==> flow/design.v <==
`timescale 1ns / 1ns
    localparam int PREGS   = 128;
    localparam int PREG_W  = $clog2(PREGS);    
    localparam int ROB_DEPTH = 16;
    localparam int ROB_PTR_W = $clog2(ROB_DEPTH);
    typedef enum logic [3:0] {
        NA,
        ADD,
        SUB,
        ANDD,
        ORR,
        RSHIFT,
        SLTIU,
        LUI
    } ALUCTRL;
    typedef enum logic [3:0] {
        NOFUNC,
        ALU,
        MEM,
        BRANCH
    } FUNCU;
    typedef enum logic {
        BHW,
        WORD
    } MEMDATATYPE;
    typedef enum logic {
        STORE,
        LOAD
    } LOADSTORE;
    typedef struct packed {
        logic [31:0] instr;
        logic [31:0] pc;
    } fetch_t;
    typedef struct packed {
        logic [31:0] instr;
        logic [31:0] pc;         
        logic [6:0]  opcode;
        logic [4:0]  rs1;        
        logic        rs1Used;
        logic [4:0]  rs2;
        logic        rs2Used;
        logic [4:0]  rd;
        logic        rdUsed;
        logic [31:0] imm;
        logic        immUsed;
        logic        spec;
        logic        lsType;     
        logic        loadStore;  
        logic        branch;
        logic        jump;
        logic        speculative;
        logic [3:0]  aluop;
        logic [3:0]  funcU;
    } decode_t;
    typedef struct packed {
        logic [PREG_W-1:0] rs1;
        logic [PREG_W-1:0] rs2;
        logic [PREG_W-1:0] rd;
        logic [PREG_W-1:0] old_rd;
        logic [4:0] arch_rd;
        logic [31:0] pc;
        logic [6:0]  opcode;
        logic [31:0] imm;
        logic        imm_used;
        logic        rd_used;
        logic [3:0]  aluop;
        logic [3:0]  funcU;
        logic [1:0]  load_store_type;    
        logic        speculative;
        logic        jump;
        logic        branch;
    } rename_t;
    typedef struct packed {
        logic        valid;
        logic        ready;
        logic [PREG_W-1:0] rs1;
        logic [PREG_W-1:0] rs2;
        logic [PREG_W-1:0] rd;
        logic [PREG_W-1:0] old_rd;
        logic [ROB_PTR_W-1:0] ROB_tag;
        logic [ROB_PTR_W-1:0] ROB_tag_clone;  
        logic [31:0] pc;
        logic [6:0]  opcode;
        logic [31:0] imm;
        logic        imm_used;
        logic        rd_used;
        logic [3:0]  aluop;
        logic [3:0]  funcU;
        logic [1:0]  load_store_type;
        logic        speculative;
        logic        jump;
        logic        branch;
        logic [31:0] rs1_val;
        logic [31:0] rs2_val;
        logic        rs1_rdy;
        logic        rs2_rdy;
        logic [6:0]  rs1_tag;    
        logic [6:0]  rs2_tag;
    } rs_entry_t;
    typedef rs_entry_t dispatch_t;
    typedef struct packed {
        logic        valid;
        logic        completed;
        logic        has_dest;
        logic [4:0]        arch_rd;
        logic [PREG_W-1:0] dest_preg;
        logic [PREG_W-1:0] old_preg;
        logic        is_branch;
        logic [31:0] pc;
    } rob_entry_t;
    typedef struct packed {
        logic [PREG_W-1:0] rd_addr;
        logic [31:0] rs1_val;
        logic rs1_used;
        logic [31:0] rs2_val;
        logic rs2_used;
        logic [31:0] imm_val;
        logic imm_used;
        logic [3:0] aluop;
        logic [ROB_PTR_W-1:0] ROB_tag;
    } alu_entry_t;
    typedef struct packed {
        logic [PREG_W-1:0] rd_addr;
        logic [31:0] rd_val;
        logic completed;
        logic [ROB_PTR_W-1:0] ROB_tag;
    } alu_out_t;
    typedef struct packed {
        logic [PREG_W-1:0] rd_addr;
        logic [31:0] rs1_val;
        logic rs1_used;
        logic [31:0] rs2_val;
        logic rs2_used;
        logic [31:0] imm_val;
        logic imm_used;
        logic jump;
        logic branch;
        logic [31:0] pc;
        logic took_branch;
        logic [ROB_PTR_W-1:0] ROB_tag;
    } branch_entry_t;
    typedef struct packed {
        logic [PREG_W-1:0] rd_addr;
        logic [31:0] rd_val;
        logic [31:0] dest_addr;
        logic branch_taken;  
        logic completed;
        logic mispredict;
        logic [ROB_PTR_W-1:0] ROB_tag;
    } branch_out_t;
    typedef struct packed {
        logic [PREG_W-1:0] rd_addr;
        logic [31:0] rs1_val;
        logic rs1_used;
        logic [31:0] rs2_val;
        logic rs2_used;
        logic [31:0] imm_val;
        logic imm_used;
        logic lsType;  
        logic loadStore;  
        logic [31:0] pc;
        logic [ROB_PTR_W-1:0] ROB_tag;
    } lsu_entry_t;
    typedef struct packed {
        logic [PREG_W-1:0] rd_addr; 
        logic [31:0] rd_val;
        logic completed;
        logic [ROB_PTR_W-1:0] ROB_tag;
    } lsu_out_t;
    typedef struct packed {
        logic [PREG_W-1:0] rd_addr;      
        logic [31:0]       rd_val;       
        logic              completed;    
        logic              mispredict;   
        logic [ROB_PTR_W-1:0] ROB_tag;  
        logic              branch_taken;  
        logic [31:0]       dest_addr;     
        logic [1:0]        src_fu;        
    } wb_packet_t;
    localparam int RS_ENTRY_W     = 204;    
    localparam int FETCH_T_W      = 64;
    localparam int DECODE_T_W     = 136;
    localparam int RENAME_T_W     = 119;
    localparam int ALU_OUT_T_W    = 44;
    localparam int BRANCH_OUT_T_W = 78;
    localparam int LSU_OUT_T_W    = 44;
`timescale 1ns / 1ns
module prioritydecoder 
#(
    parameter WIDTH = 4
)(
    input logic [WIDTH-1:0] in,
    output logic [$clog2(WIDTH)-1:0] out,
    output logic valid
);
    always_comb begin
        valid = 1'b0;
        out   = '0;
        for (int i = WIDTH-1; i >= 0; i--) begin
            if (in[i] && !valid) begin
                valid = 1'b1;
                out   = i[$clog2(WIDTH)-1:0];  
            end
        end
    end
endmodule
`timescale 1ns / 1ns
 `timescale 1ns / 1ns
module reservation_station #(
    parameter int  RS_DEPTH   = 8
)(
    input  logic      clk_i,
    input  logic      rst_i,
    input  logic      recover_i,
    input  logic      disp_valid_i,
    output logic      disp_ready_o,
    input  logic [RS_ENTRY_W-1:0] disp_entry_i,    
    output logic      issue_valid_o,
    input  logic      issue_ready_i,
    output logic [RS_ENTRY_W-1:0] issue_entry_o,   
    input  logic       cdb_valid_i,
    input  logic [6:0] cdb_tag_i
);
    logic [RS_ENTRY_W-1:0] entries [RS_DEPTH];      
    rs_entry_t rd_tmp;                  
    rs_entry_t nx_tmp;                  
    logic [RS_ENTRY_W-1:0] entries_n [RS_DEPTH];
    logic [RS_DEPTH-1:0] valid_vec;
    logic [RS_DEPTH-1:0] ready_vec;
    always_comb begin
        for (int i = 0; i < RS_DEPTH; i++) begin
            rd_tmp       = entries[i];
            valid_vec[i] = rd_tmp.valid;
            ready_vec[i] = rd_tmp.rs1_rdy & rd_tmp.rs2_rdy;  
        end
    end
    logic [RS_DEPTH-1:0] free_mask; 
    assign free_mask = ~valid_vec;
    logic [$clog2(RS_DEPTH)-1:0] free_idx;
    logic have_free;
    prioritydecoder #(.WIDTH(RS_DEPTH)) u_dec_free (
        .in   (free_mask),
        .out  (free_idx),
        .valid(have_free)
    );
    assign disp_ready_o = have_free && !recover_i;
    wire do_insert = disp_valid_i && disp_ready_o;
    logic [RS_DEPTH-1:0] issue_mask;
    assign issue_mask = valid_vec & ready_vec;
    logic [$clog2(RS_DEPTH)-1:0] issue_idx;
    logic have_issue;
    prioritydecoder #(.WIDTH(RS_DEPTH)) u_dec_issue (
        .in   (issue_mask),
        .out  (issue_idx),
        .valid(have_issue)
    );
    logic                          hold_valid;      
    rs_entry_t                      hold_entry;      
    logic [$clog2(RS_DEPTH)-1:0]    hold_idx;        
    wire cand_valid = have_issue && !recover_i;      
    wire do_issue   = issue_valid_o && issue_ready_i;  
    always_ff @(posedge clk_i or posedge rst_i) begin
        if (rst_i) begin
            hold_valid <= 1'b0;                     
            hold_entry <= '0;                       
            hold_idx   <= '0;                       
        end else if (recover_i) begin
            hold_valid <= 1'b0;
            hold_entry <= '0;
            hold_idx   <= '0;
        end else begin
            if (!hold_valid && cand_valid) begin    
                hold_valid <= 1'b1;                 
                hold_entry <= entries[issue_idx];   
                hold_idx   <= issue_idx;            
            end
            if (hold_valid && issue_ready_i) begin  
                hold_valid <= 1'b0;                 
            end
        end
    end
    assign issue_valid_o = hold_valid && !recover_i;       
    assign issue_entry_o = hold_valid ? hold_entry : '0;   
    always_comb begin
        for (int i = 0; i < RS_DEPTH; i++) begin
            nx_tmp = entries[i];
            if (cdb_valid_i && nx_tmp.valid) begin
                if (!nx_tmp.rs1_rdy && (nx_tmp.rs1_tag == cdb_tag_i))
                    nx_tmp.rs1_rdy = 1'b1;
                if (!nx_tmp.rs2_rdy && (nx_tmp.rs2_tag == cdb_tag_i))
                    nx_tmp.rs2_rdy = 1'b1;
            end
            if (do_insert && (free_idx == i)) begin
                nx_tmp       = disp_entry_i;
                nx_tmp.valid = 1'b1;
            end
            if (do_issue && !(do_insert && (hold_idx == free_idx)) && (hold_idx == i)) begin
                nx_tmp.valid   = 1'b0;
                nx_tmp.rs1_rdy = 1'b0;
                nx_tmp.rs2_rdy = 1'b0;
            end
            entries_n[i] = nx_tmp;
        end
    end
    always_ff @(posedge clk_i or posedge rst_i) begin
        if (rst_i) begin
            for (int i = 0; i < RS_DEPTH; i++) begin
                entries[i] <= '0;
            end
        end else if (recover_i) begin
            for (int i = 0; i < RS_DEPTH; i++) begin
                entries[i] <= '0;
            end
        end else begin
            for (int i = 0; i < RS_DEPTH; i++) begin
                entries[i] <= entries_n[i];
            end
        end
    end
endmodule
Tool chain data of reservation_station
What the tools print for reservation_station, step after step.
Line numbers count from 1 in the design file above.
{"block": "inputs", "top_module": "reservation_station", "clock": "clk_i", "cell_library": "sky130hd", "corner": "tt_025C_1v80"}

After elaboration
Yosys after proc, flatten, opt, wreduce and memory -nomap, before mapping. Print and check cells are not counted. Equal cells are merged and count once.
{"block": "word_totals", "register_bits": 1840, "elab_cells": 361, "inputBits": 217}
{"block": "op_classes", "reduce_and_logical": 157, "n_logic": 10, "mux": 121, "eq_ne": 38}
{"block": "ops", "operator": "204-bit 2-to-1 mux", "n": 11}
{"block": "ops", "operator": "204-bit case mux with 8-bit select", "n": 1}
{"block": "ops", "operator": "203-bit 2-to-1 mux", "n": 8}
{"block": "ops", "operator": "7-bit == test", "n": 16}
{"block": "ops", "operator": "4-bit nonzero test", "n": 24}
{"block": "ops", "operator": "1-bit 2-to-1 mux", "n": 83}
{"block": "ops", "operator": "1-bit logical AND", "n": 63}
{"block": "ops", "operator": "3-bit 2-to-1 mux", "n": 18}
{"block": "ops", "operator": "3-bit == test (second input constant)", "n": 12}
{"block": "ops", "operator": "1-bit logical NOT", "n": 33}
{"block": "ops", "operator": "2-bit AND reduction", "n": 16}
{"block": "ops", "operator": "3-bit nonzero test", "n": 9}
{"block": "ops", "operator": "2-bit nonzero test", "n": 9}
{"block": "ops", "operator": "3-bit by 2-bit == test with 1-bit output (second input constant)", "n": 6}
{"block": "ops", "operator": "3-bit by 1-bit == test with 1-bit output (second input constant)", "n": 3}
{"block": "ops", "operator": "3-bit logical NOT", "n": 3}
{"block": "ops", "operator": "1-bit AND", "n": 8}
{"block": "ops", "operator": "8-bit AND", "n": 1}
{"block": "ops", "operator": "8-bit NOT", "n": 1}
{"block": "ops", "operator": "3-bit == test", "n": 1}

Logic depth
Depth = most cells in a row (Yosys ltp): at word level without a register or memory, in the mapped netlist without a sequential cell, where the memories' decode and read muxes count.
{"block": "logic_depth", "word_depth": 31, "abc_area": 1, "ltp_mapped": 15, "ltp_nobuf": 14}

Synthesis result
Source: synth_stat.txt of the flow (Yosys; design flattened, memories mapped). It holds for the ABC_AREA given above (unset counts as 0); a run with the other value may have another netlist.
Totals and module areas in this step are rounded.
{"block": "types", "type": "sky130_fd_sc_hd__dfrtp_1", "n": 1840, "type_area_um2": 4.6E+04}
{"block": "types", "type": "sky130_fd_sc_hd__o22ai_1", "n": 1422, "type_area_um2": 8.9E+03}
{"block": "types", "type": "sky130_fd_sc_hd__inv_1", "n": 1685, "type_area_um2": 6.32E+03}
{"block": "types", "type": "sky130_fd_sc_hd__nand2_1", "n": 1158, "type_area_um2": 4.35E+03}
{"block": "types", "type": "sky130_fd_sc_hd__nor2_1", "n": 1052, "type_area_um2": 3.95E+03}
{"block": "types", "type": "sky130_fd_sc_hd__nand4_1", "n": 424, "type_area_um2": 2.65E+03}
{"block": "types", "type": "sky130_fd_sc_hd__o21ai_0", "n": 376, "type_area_um2": 1.88E+03}
{"block": "types", "type": "sky130_fd_sc_hd__buf_2", "n": 369, "type_area_um2": 1.85E+03}
{"block": "types", "type": "sky130_fd_sc_hd__nand3_1", "n": 240, "type_area_um2": 1.2E+03}
{"block": "types", "type": "sky130_fd_sc_hd__o21ai_1", "n": 229, "type_area_um2": 1.15E+03}
{"block": "types", "type": "sky130_fd_sc_hd__a21oi_1", "n": 221, "type_area_um2": 1.11E+03}
{"block": "types", "type": "sky130_fd_sc_hd__clkbuf_1", "n": 271, "type_area_um2": 1.02E+03}
{"block": "types", "type": "sky130_fd_sc_hd__xnor2_1", "n": 38, "type_area_um2": 332.819}
{"block": "types", "type": "sky130_fd_sc_hd__xor2_1", "n": 26, "type_area_um2": 227.718}
{"block": "types", "type": "sky130_fd_sc_hd__buf_4", "n": 24, "type_area_um2": 180.173}
{"block": "types", "type": "sky130_fd_sc_hd__buf_1", "n": 30, "type_area_um2": 112.608}
{"block": "types", "type": "sky130_fd_sc_hd__buf_6", "n": 10, "type_area_um2": 112.608}
{"block": "types", "type": "sky130_fd_sc_hd__nor3_1", "n": 17, "type_area_um2": 85.082}
Other cell types: 18; their cells: 62.
{"block": "synth_totals", "cell_count": 9494, "sequential_area_um2": 46000, "ff_cells": 1840, "area_um2": 81900}

Worst setup path after synthesis
OpenSTA on the mapped netlist: ideal clock, no wires. The path of least setup slack (recovery checks aside). Input and output delay are each 20% of the period. Register names are those of the netlist, which keeps one name where synthesis merged equal registers.
{"block": "synth_path", "path_type": "input -> output", "startpoint": "input port recover_i", "endpoint": "output port disp_ready_o", "out_delay_ns": 2.000, "arrival_time_ns": 2.503, "launch_ns": 2.000, "in_delay_ns": 2.000, "n_path_buf": 1, "delay_ns": 0.503, "clock_period_ns": 10.0, "setup_slack_ns": 5.497, "stages": 2, "synth_period_reached_ns": 4.503}
"delay_ns" is the arrival time less input delay plus setup time.
A path that ends at an output port has no setup time.
"stages" counts driving pins, that of a launching flip-flop among them; a cell with two outputs on the path counts twice.
"synth_period_reached_ns" is the clock period less the worst setup slack; recovery checks do not enter. This is arithmetic on one report: input and output delays are still those of the set period (20% each).
Between the ends stands the longest chain of elaborated cells between them, by number of cells; it is not shown to be the way that was timed. Of several equally long chains one is given.
Each line given opens the expression or statement behind the cell; cells for indexed reads and writes are added by Yosys, which also makes memories of some case tables.
{"block": "synth_between", "path_cell_list": "sky130_fd_sc_hd__buf_2 -> sky130_fd_sc_hd__a21oi_1", "elab_chain_len": 2}
{"block": "synth_rtl", "item": "start, declared", "line_no": 214, "text": "input  logic      recover_i,"}
{"block": "synth_rtl", "item": "1-bit logical NOT", "line_no": 246, "text": "assign disp_ready_o = have_free && !recover_i;"}
{"block": "synth_rtl", "item": "1-bit logical AND", "line_no": 246}
{"block": "synth_rtl", "item": "end, declared", "line_no": 216, "text": "output logic      disp_ready_o,"}

Path in the finished layout
From the final timing report of run A: the path of least setup slack in the routed layout; clock arrival at registers is part of the times.
{"block": "layout_path", "path_type": "register -> output", "startpoint": "register hold_valid", "endpoint": "output port issue_entry_o[104]", "n_path_buf": 7, "arrival_time_ns": 2.44, "setup_slack_ns": 0.77, "clock_period_ns": 4.02, "launch_ns": 0.85, "out_delay_ns": 0.80, "stages": 10}
Between the ends stands the longest chain of elaborated cells between them, by number of cells; it is not shown to be the way that was timed. Of several equally long chains one is given.
At most two assigning lines are given for a register; there are more.
{"block": "layout_between", "path_cell_list": "sky130_fd_sc_hd__dfrtp_1 -> sky130_fd_sc_hd__clkbuf_16 -> sky130_fd_sc_hd__clkbuf_16 -> sky130_fd_sc_hd__buf_16 -> sky130_fd_sc_hd__buf_12 -> sky130_fd_sc_hd__clkbuf_16 -> sky130_fd_sc_hd__buf_12 -> sky130_fd_sc_hd__nand2_4 -> sky130_fd_sc_hd__inv_2 -> sky130_fd_sc_hd__buf_6", "elab_chain_len": 1}
{"block": "layout_rtl", "item": "start, declared", "line_no": 257, "text": "logic                          hold_valid;"}
{"block": "layout_rtl", "item": "start, assigned", "line_no": 264, "text": "hold_valid <= 1'b0;"}
{"block": "layout_rtl", "item": "start, assigned", "line_no": 268, "text": "hold_valid <= 1'b0;"}
{"block": "layout_rtl", "item": "204-bit 2-to-1 mux", "line_no": 283, "text": "assign issue_entry_o = hold_valid ? hold_entry : '0;"}
{"block": "layout_rtl", "item": "end, declared", "line_no": 220, "text": "output logic [RS_ENTRY_W-1:0] issue_entry_o,"}

Appendix: measured runs

Below are 3 stored runs of the flow (Yosys, OpenROAD; platform sky130hd) on reservation_station, each with its settings and what was measured, unordered. Constraints: input delay and output delay 20% of the set period each, output load 0.01 pF.
"power_uw" is the tool's figure for a default switching activity; nothing was simulated.
Values from the reports are rounded here.

{"run": "run A", "settings": { "ABC_AREA": 1, "CELL_PAD_IN_SITES_DETAIL_PLACEMENT": 0, "CELL_PAD_IN_SITES_GLOBAL_PLACEMENT": 1, "CORE_MARGIN": 3, "CTS_CLUSTER_DIAMETER": 381, "GPL_TIMING_DRIVEN": 0, "HOLD_SLACK_MARGIN": 0.09, "SETUP_SLACK_MARGIN": 0.88, "period_ns": 4.02, "CAP_MARGIN": 20, "CORE_UTILIZATION": 40, "SLEW_MARGIN": 20 }, "results": { "ws_setup_ns": 0.772, "power_uw": 41000, "setup_tns_ns": 0.000, "stdcell_area_um2": 99600, "ys_area_um2": 81900, "design.die.area_um2": 210000 }}
{"run": "run B", "settings": { "ABC_AREA": 1, "CELL_PAD_IN_SITES_DETAIL_PLACEMENT": 1, "CELL_PAD_IN_SITES_GLOBAL_PLACEMENT": 1, "CORE_MARGIN": 3, "CTS_CLUSTER_DIAMETER": 381, "GPL_TIMING_DRIVEN": 0, "HOLD_SLACK_MARGIN": 0.09, "MAX_ROUTING_LAYER": "met4", "SLEW_MARGIN": 35, "TNS_END_PERCENT": 70, "period_ns": 4.02, "CAP_MARGIN": 20, "CORE_UTILIZATION": 40 }, "results": { "ws_setup_ns": 0.123, "power_uw": 41200, "setup_tns_ns": 0.000, "stdcell_area_um2": 98600, "ys_area_um2": 81900, "design.die.area_um2": 210000 }}
{"run": "run C", "settings": { "ABC_AREA": 1, "CORE_MARGIN": 4, "CORE_UTILIZATION": 60, "GPL_TIMING_DRIVEN": 0, "MAX_ROUTING_LAYER": "met4", "PLACE_DENSITY": 0.55, "period_ns": 10.0, "CAP_MARGIN": 20, "SLEW_MARGIN": 20 }, "results": { "ws_setup_ns": 3.64, "power_uw": 16000, "setup_tns_ns": 0.000, "stdcell_area_um2": 96100, "ys_area_um2": 81900, "design.die.area_um2": 143000 }}
